==> flow/design.v <==
module CORDIC_COS_SIN #(
    parameter DATA_WIDTH = 16,
    parameter PHASE_WIDTH = 32,
    parameter STAGE = 16
) (
    input clk,
    input rst,
    input en,
    input mode,      
    input signed [DATA_WIDTH-1:0] x0,
    input signed [DATA_WIDTH-1:0] y0,
    input signed [PHASE_WIDTH-1:0] phase,    
    output valid,
    output [DATA_WIDTH:0] cos,
    output [DATA_WIDTH:0] sin
);
parameter K = 32'd39797;     
parameter [PHASE_WIDTH*STAGE-1:0] atan = {32'd128, 32'd256, 32'd448, 32'd896, 32'd1856, 32'd3648, 32'd7360, 32'd14656, 32'd29312,
                                         32'd58688, 32'd117312, 32'd234368, 32'd466944, 32'd919872, 32'd1740992, 32'd2949120};
integer i, j;
wire [1:0] quadrant;
assign quadrant = phase[PHASE_WIDTH-1:PHASE_WIDTH-2];
reg signed [DATA_WIDTH:0] x_pre;
reg signed [DATA_WIDTH:0] y_pre;
reg signed [PHASE_WIDTH-1:0] z_pre;
reg signed [DATA_WIDTH:0] x [0:STAGE-1];
reg signed [DATA_WIDTH:0] y [0:STAGE-1];
reg signed [PHASE_WIDTH-1:0] z [0:STAGE-1];
reg signed [DATA_WIDTH:0] x_shift [0:STAGE-1]; 
reg signed [DATA_WIDTH:0] y_shift [0:STAGE-1];
reg [STAGE-1:0] sign;
always @(*) begin
    for(i=0; i<STAGE; i=i+1)begin
        x_shift[i] = x[i] >>> i;
        y_shift[i] = y[i] >>> i;
        sign[i] = z[i][PHASE_WIDTH-1];
    end
end
wire [DATA_WIDTH:0] x0_pos, x0_neg;
wire [DATA_WIDTH:0] y0_pos, y0_neg;
assign x0_pos = (x0 == 0) ? 0 : {1'b0, x0};
assign x0_neg = (x0 == 0) ? 0 : {1'b1, (~x0)+16'b1};
assign y0_pos = (y0 == 0) ? 0 : {1'b0, y0};
assign y0_neg = (y0 == 0) ? 0 : {1'b1, (~y0)+16'b1};
always @(posedge clk or posedge rst) begin
    if(rst)begin
        x_pre <= 0;
        y_pre <= 0;
        z_pre <= 0;
    end
    else begin
        if(en)begin
            case (quadrant)
                0:begin
                    x_pre <= x0_pos;
                    y_pre <= y0_pos;
                    z_pre <= phase;
                end
                1:begin
                    x_pre <= y0_neg;
                    y_pre <= x0_pos;
                    z_pre <= {2'b00, phase[29:0]};
                end
                2:begin
                    x_pre <= y0_pos;
                    y_pre <= x0_neg;
                    z_pre <= {2'b11, phase[29:0]};
                end
                3:begin
                    x_pre <= x0_pos;
                    y_pre <= y0_pos;
                    z_pre <= phase;
                end
            endcase
        end
        else begin
            x_pre <= 0;
            y_pre <= 0;
            z_pre <= 0;
        end
    end
end
always @(posedge clk or posedge rst) begin
    if(rst)begin
        for(i=0; i<STAGE; i=i+1)begin
            x[i] <= 0;
            y[i] <= 0;
            z[i] <= 0;
        end
    end
    else begin
        x[0] <= x_pre;
        y[0] <= y_pre;
        z[0] <= z_pre;
        for(i=0; i<STAGE-1; i=i+1)begin    
            x[i+1] <= sign[i] ? x[i]+y_shift[i] : x[i]-y_shift[i];
            y[i+1] <= sign[i] ? y[i]-x_shift[i] : y[i]+x_shift[i];
            z[i+1] <= sign[i] ? z[i]+atan[32*(i+1)-1 -: 32] : z[i]-atan[32*(i+1)-1 -: 32];
        end
    end
end
assign cos = x[STAGE-1];
assign sin = y[STAGE-1];
assign valid = en_dly[STAGE];
reg [4:0] cnt;
always @(posedge clk or posedge rst) begin
    if(rst)begin
        cnt <= 0;
    end
    else begin
        if(cnt == 0)begin
            if(en)begin
                cnt <= cnt + 1;
            end
        end
        else begin
            cnt <= (cnt == 16) ? 0 : cnt+1;
        end
    end
end
reg [STAGE:0] en_dly;
always @(posedge clk or posedge rst) begin
    if(rst)begin
        en_dly <= 0;
    end
    else begin
        en_dly[0] <= en;
        for(i=0; i<STAGE; i=i+1)begin
            en_dly[i+1] <= en_dly[i];
        end
    end
end
endmodule
Step by step through the tools: CORDIC_COS_SIN
The steps from the RTL of CORDIC_COS_SIN to its reports follow in flow order.
Lines are those of the file above, counted from 1.
Library cell names are shortened.
The mark n/a stands for no value.
Inputs
  design top: CORDIC_COS_SIN
  clock input: clk
  library: sky130hd
  timing corner: tt_025C_1v80

Word-level counts
Source: Yosys, flattened and elaborated. Widths are those after wreduce; folded enables and synchronous resets count as part of the registers. Registers that Yosys merges into a memory's read port (data or address) are not register bits. Print and check cells do not count. Equal cells are merged and count once.
Bit counts
  register bits: 1107
  input bits: 68
  output and inout bits: 35
  elaborated cells: 203
Operators by class
  add/subtract/negate cells: 89
  equal/unequal tests: 3
  multiplexer cells: 54
  bitwise gates (word level): 2
  reductions and logical operators: 4
Operators by type and width (number)
  17-bit 2-to-1 mux: 34
  32-bit 2-to-1 mux: 15
  17-bit case mux with 3-bit select: 2
  32-bit case mux with 3-bit select: 1
  17-bit by 10-bit adder with 17-bit output: 2
  17-bit by 10-bit subtractor with 17-bit output: 2
  17-bit by 11-bit adder with 17-bit output: 2
  17-bit by 11-bit subtractor with 17-bit output: 2
  17-bit by 12-bit adder with 17-bit output: 2
  17-bit by 12-bit subtractor with 17-bit output: 2
  17-bit by 13-bit adder with 17-bit output: 2
  17-bit by 13-bit subtractor with 17-bit output: 2
  17-bit by 14-bit adder with 17-bit output: 2
  17-bit by 14-bit subtractor with 17-bit output: 2
  17-bit by 15-bit adder with 17-bit output: 2
  17-bit by 15-bit subtractor with 17-bit output: 2
  17-bit by 16-bit adder with 17-bit output: 2
  17-bit by 16-bit subtractor with 17-bit output: 2
  17-bit subtractor: 2
  17-bit by 3-bit adder with 17-bit output: 2
  17-bit by 3-bit subtractor with 17-bit output: 2
  17-bit by 4-bit adder with 17-bit output: 2
  17-bit by 4-bit subtractor with 17-bit output: 2
  17-bit by 5-bit adder with 17-bit output: 2
  17-bit by 5-bit subtractor with 17-bit output: 2
  17-bit by 6-bit adder with 17-bit output: 2
  17-bit by 6-bit subtractor with 17-bit output: 2
  17-bit by 7-bit adder with 17-bit output: 2
Not listed: further kinds 42, cells in them 52.

Longest topological paths
Depth = most cells in a row (Yosys ltp): at word level without a register or memory, in the mapped netlist without a sequential cell, where the memories' decode and read muxes count.
Depth
  word-level depth: 5
  ABC_AREA: 1
  mapped depth: 20
  mapped depth without buffers: 20

Synthesis result
Yosys stat after the flow's synthesis: flattened, memories mapped to cells. It holds for the ABC_AREA given above (unset counts as 0); a run with the other value may have another netlist.
The area totals of this step are shown rounded.
Mapped netlist
  mapped cells: 10986
  cell area after synthesis: 79300 um^2
  sequential part of the area: 24600 um^2
  flip-flop cells: 983
  buffers: 80
Cells by type
  dfrtp_1: number 983, area in all 2.46E+04 um^2
  nand2_1: number 3044, area in all 1.14E+04 um^2
  ha_1: number 882, area in all 1.1E+04 um^2
  inv_1: number 1357, area in all 5.09E+03 um^2
  xor2_1: number 576, area in all 5.04E+03 um^2
  a21oi_1: number 835, area in all 4.18E+03 um^2
  nand3_1: number 792, area in all 3.96E+03 um^2
  nor2_1: number 1014, area in all 3806.15 um^2
  o21ai_0: number 377, area in all 1886.81 um^2
  nand4_1: number 163, area in all 1.02E+03 um^2
  xnor2_1: number 106, area in all 928.39 um^2
  fa_1: number 44, area in all 880.845 um^2
  o21bai_1: number 106, area in all 795.763 um^2
  a21o_1: number 82, area in all 615.59 um^2
  nor3_1: number 103, area in all 515.494 um^2
  nand3b_1: number 53, area in all 397.882 um^2
  a31oi_1: number 44, area in all 275.264 um^2
  and2_1: number 42, area in all 262.752 um^2
Not listed: further types 44, cells in them 383.

Worst setup path after synthesis
Path of least setup slack by OpenSTA after synthesis, without wires, with an ideal clock, recovery checks aside; 20% of the period is set as input and as output delay. Where synthesis merged equal registers, the netlist keeps one of their names.
Timing path post-synthesis
  kind: register to register
  start point: reg z[11][31]
  end point: reg x[12][12]
  clock period: 5.0 ns
  setup time: 0.124 ns
  time at the first pin: 0.000 ns
  data arrival time: 2.877 ns
  data required time: 4.876 ns
  path slack: 1.999 ns
  delay of the path: 3.001 ns
  stages: 13
  path buffers: 2
  period reached after synthesis: 3.001 ns
"delay of the path" = arrival - input delay + setup time.
"stages" counts driving pins, that of a launching flip-flop among them; a cell with two outputs on the path counts twice.
"period reached after synthesis" is the clock period less the worst setup slack; recovery checks do not enter. This is arithmetic on one report: input and output delays are still those of the set period (20% each).
The rows between start and end are the longest chain of elaborated cells between them; the timing report does not say that the signal goes this way. Where chains are equally long, one stands for them.
A line is the first line of the expression or statement that the cell stems from. Yosys adds cells for indexed reads and writes and turns some case tables into memories.
On the way, post-synthesis
  cell sequence: dfrtp_1 buf_2 inv_1 clkbuf_1 o21ai_0 fa_1 nand3_1 nand2_1 nand2_1 nand2_1 nand2_1 nand2_1 xor2_1
  cells in the longest elaborated chain: 1
  elaborated cells between the ends (all ways): 1
  RTL lines with such cells: 1
  those cells by class: mux: 1
RTL lines, path post-synthesis
  from (decl): RTL line 28  | reg signed [PHASE_WIDTH-1:0] z [0:STAGE-1];
  from (assign): RTL line 88  | z[i] <= 0;
  from (assign): RTL line 98  | z[i+1] <= sign[i] ? z[i]+atan[32*(i+1)-1 -: 32] : z[i]-atan[32*(i+1)-1 -: 32];
  17-bit 2-to-1 mux: RTL line 96  | x[i+1] <= sign[i] ? x[i]+y_shift[i] : x[i]-y_shift[i];
  to (assign): RTL line 86  | x[i] <= 0;
  to (assign): RTL line 96
  to (decl): RTL line 26  | reg signed [DATA_WIDTH:0] x [0:STAGE-1];

Worst path after layout
Path of least setup slack in the final report of record 1 (OpenROAD, finished layout, wires in). Where an end is a register, its clock arrival counts in the times.
Timing path after layout
  kind: register to register
  start point: reg z[6][31]
  end point: reg x[7][12]
  clock period: 5.0 ns
  setup time: 0.06 ns
  time at the first pin: 0.69 ns
  data arrival time: 4.35 ns
  data required time: 5.62 ns
  path slack: 1.28 ns
  stages: 13
  path buffers: 2
The rows between start and end are the longest chain of elaborated cells between them; the timing report does not say that the signal goes this way. Where chains are equally long, one stands for them.
On the way, after layout
  cell sequence: dfrtp_1 buf_2 inv_1 buf_2 o21ai_0 fa_1 nand2_1 nand2_1 and2_1 nand2_1 nand2_1 a21oi_1 xnor2_1
  cells in the longest elaborated chain: 1
  elaborated cells between the ends (all ways): 1
  RTL lines with such cells: 1
  those cells by class: mux: 1
RTL lines, path after layout
  from (decl): RTL line 28  | reg signed [PHASE_WIDTH-1:0] z [0:STAGE-1];
  from (assign): RTL line 88  | z[i] <= 0;
  from (assign): RTL line 98  | z[i+1] <= sign[i] ? z[i]+atan[32*(i+1)-1 -: 32] : z[i]-atan[32*(i+1)-1 -: 32];
  17-bit 2-to-1 mux: RTL line 96  | x[i+1] <= sign[i] ? x[i]+y_shift[i] : x[i]-y_shift[i];
  to (assign): RTL line 86  | x[i] <= 0;
  to (assign): RTL line 96
  to (decl): RTL line 26  | reg signed [DATA_WIDTH:0] x [0:STAGE-1];

Subject: CORDIC_COS_SIN on sky130hd, stored results

Hello all,

Flow measurements of CORDIC_COS_SIN on sky130hd: 2 stored runs with different settings, listed in no order. Input and output delays are each 20% of the period that was set; the output load is 0.01 pF.
By "achieved clock period" is meant the clock period of the run minus its worst setup slack. This is arithmetic on one report: input and output delays are still those of the set period (20% each).
"time of the worst setup path" = time allowed to the worst setup path (clock period - input delay - output delay, where it has them) - its slack; a late launch clock adds to it, a late capture clock takes from it.
Results are given in rounded form.

==> record 1: settings <==
{ "ABC_AREA": 1, "CELL_PAD_IN_SITES_DETAIL_PLACEMENT": 0, "CORE_MARGIN": 3, "CORE_UTILIZATION": 29, "CTS_CLUSTER_DIAMETER": 240, "CTS_CLUSTER_SIZE": 57, "GPL_TIMING_DRIVEN": 0, "HOLD_SLACK_MARGIN": -0.01, "MAX_ROUTING_LAYER": "met4", "SLEW_MARGIN": 5, "TNS_END_PERCENT": 95, "period_ns": 5.0, "CAP_MARGIN": 20 }
==> record 1: results <==
standard-cell area of the final layout: 85900 um^2
total negative slack on setup checks: 0.000 ns
post-route utilization: 0.317
Yosys chip area after synthesis: 79300 um^2
worst hold slack: 0.358 ns
worst setup slack after layout: 1.28 ns
achieved clock period: 3.722 ns
area inside the die boundary: 280000 um^2
time of the worst setup path: 3.72 ns
kind of the worst setup path: register to register

==> record 2: settings <==
{ "ABC_AREA": 1, "CELL_PAD_IN_SITES_DETAIL_PLACEMENT": 1, "CORE_ASPECT_RATIO": 1.64, "CORE_UTILIZATION": 64, "GPL_ROUTABILITY_DRIVEN": 1, "PLACE_DENSITY": 0.46, "SLEW_MARGIN": 10, "period_ns": 5.3, "CAP_MARGIN": 20, "CORE_MARGIN": 2 }
==> record 2: results <==
stopped before the end: placement reported DPL-0033

Thanks
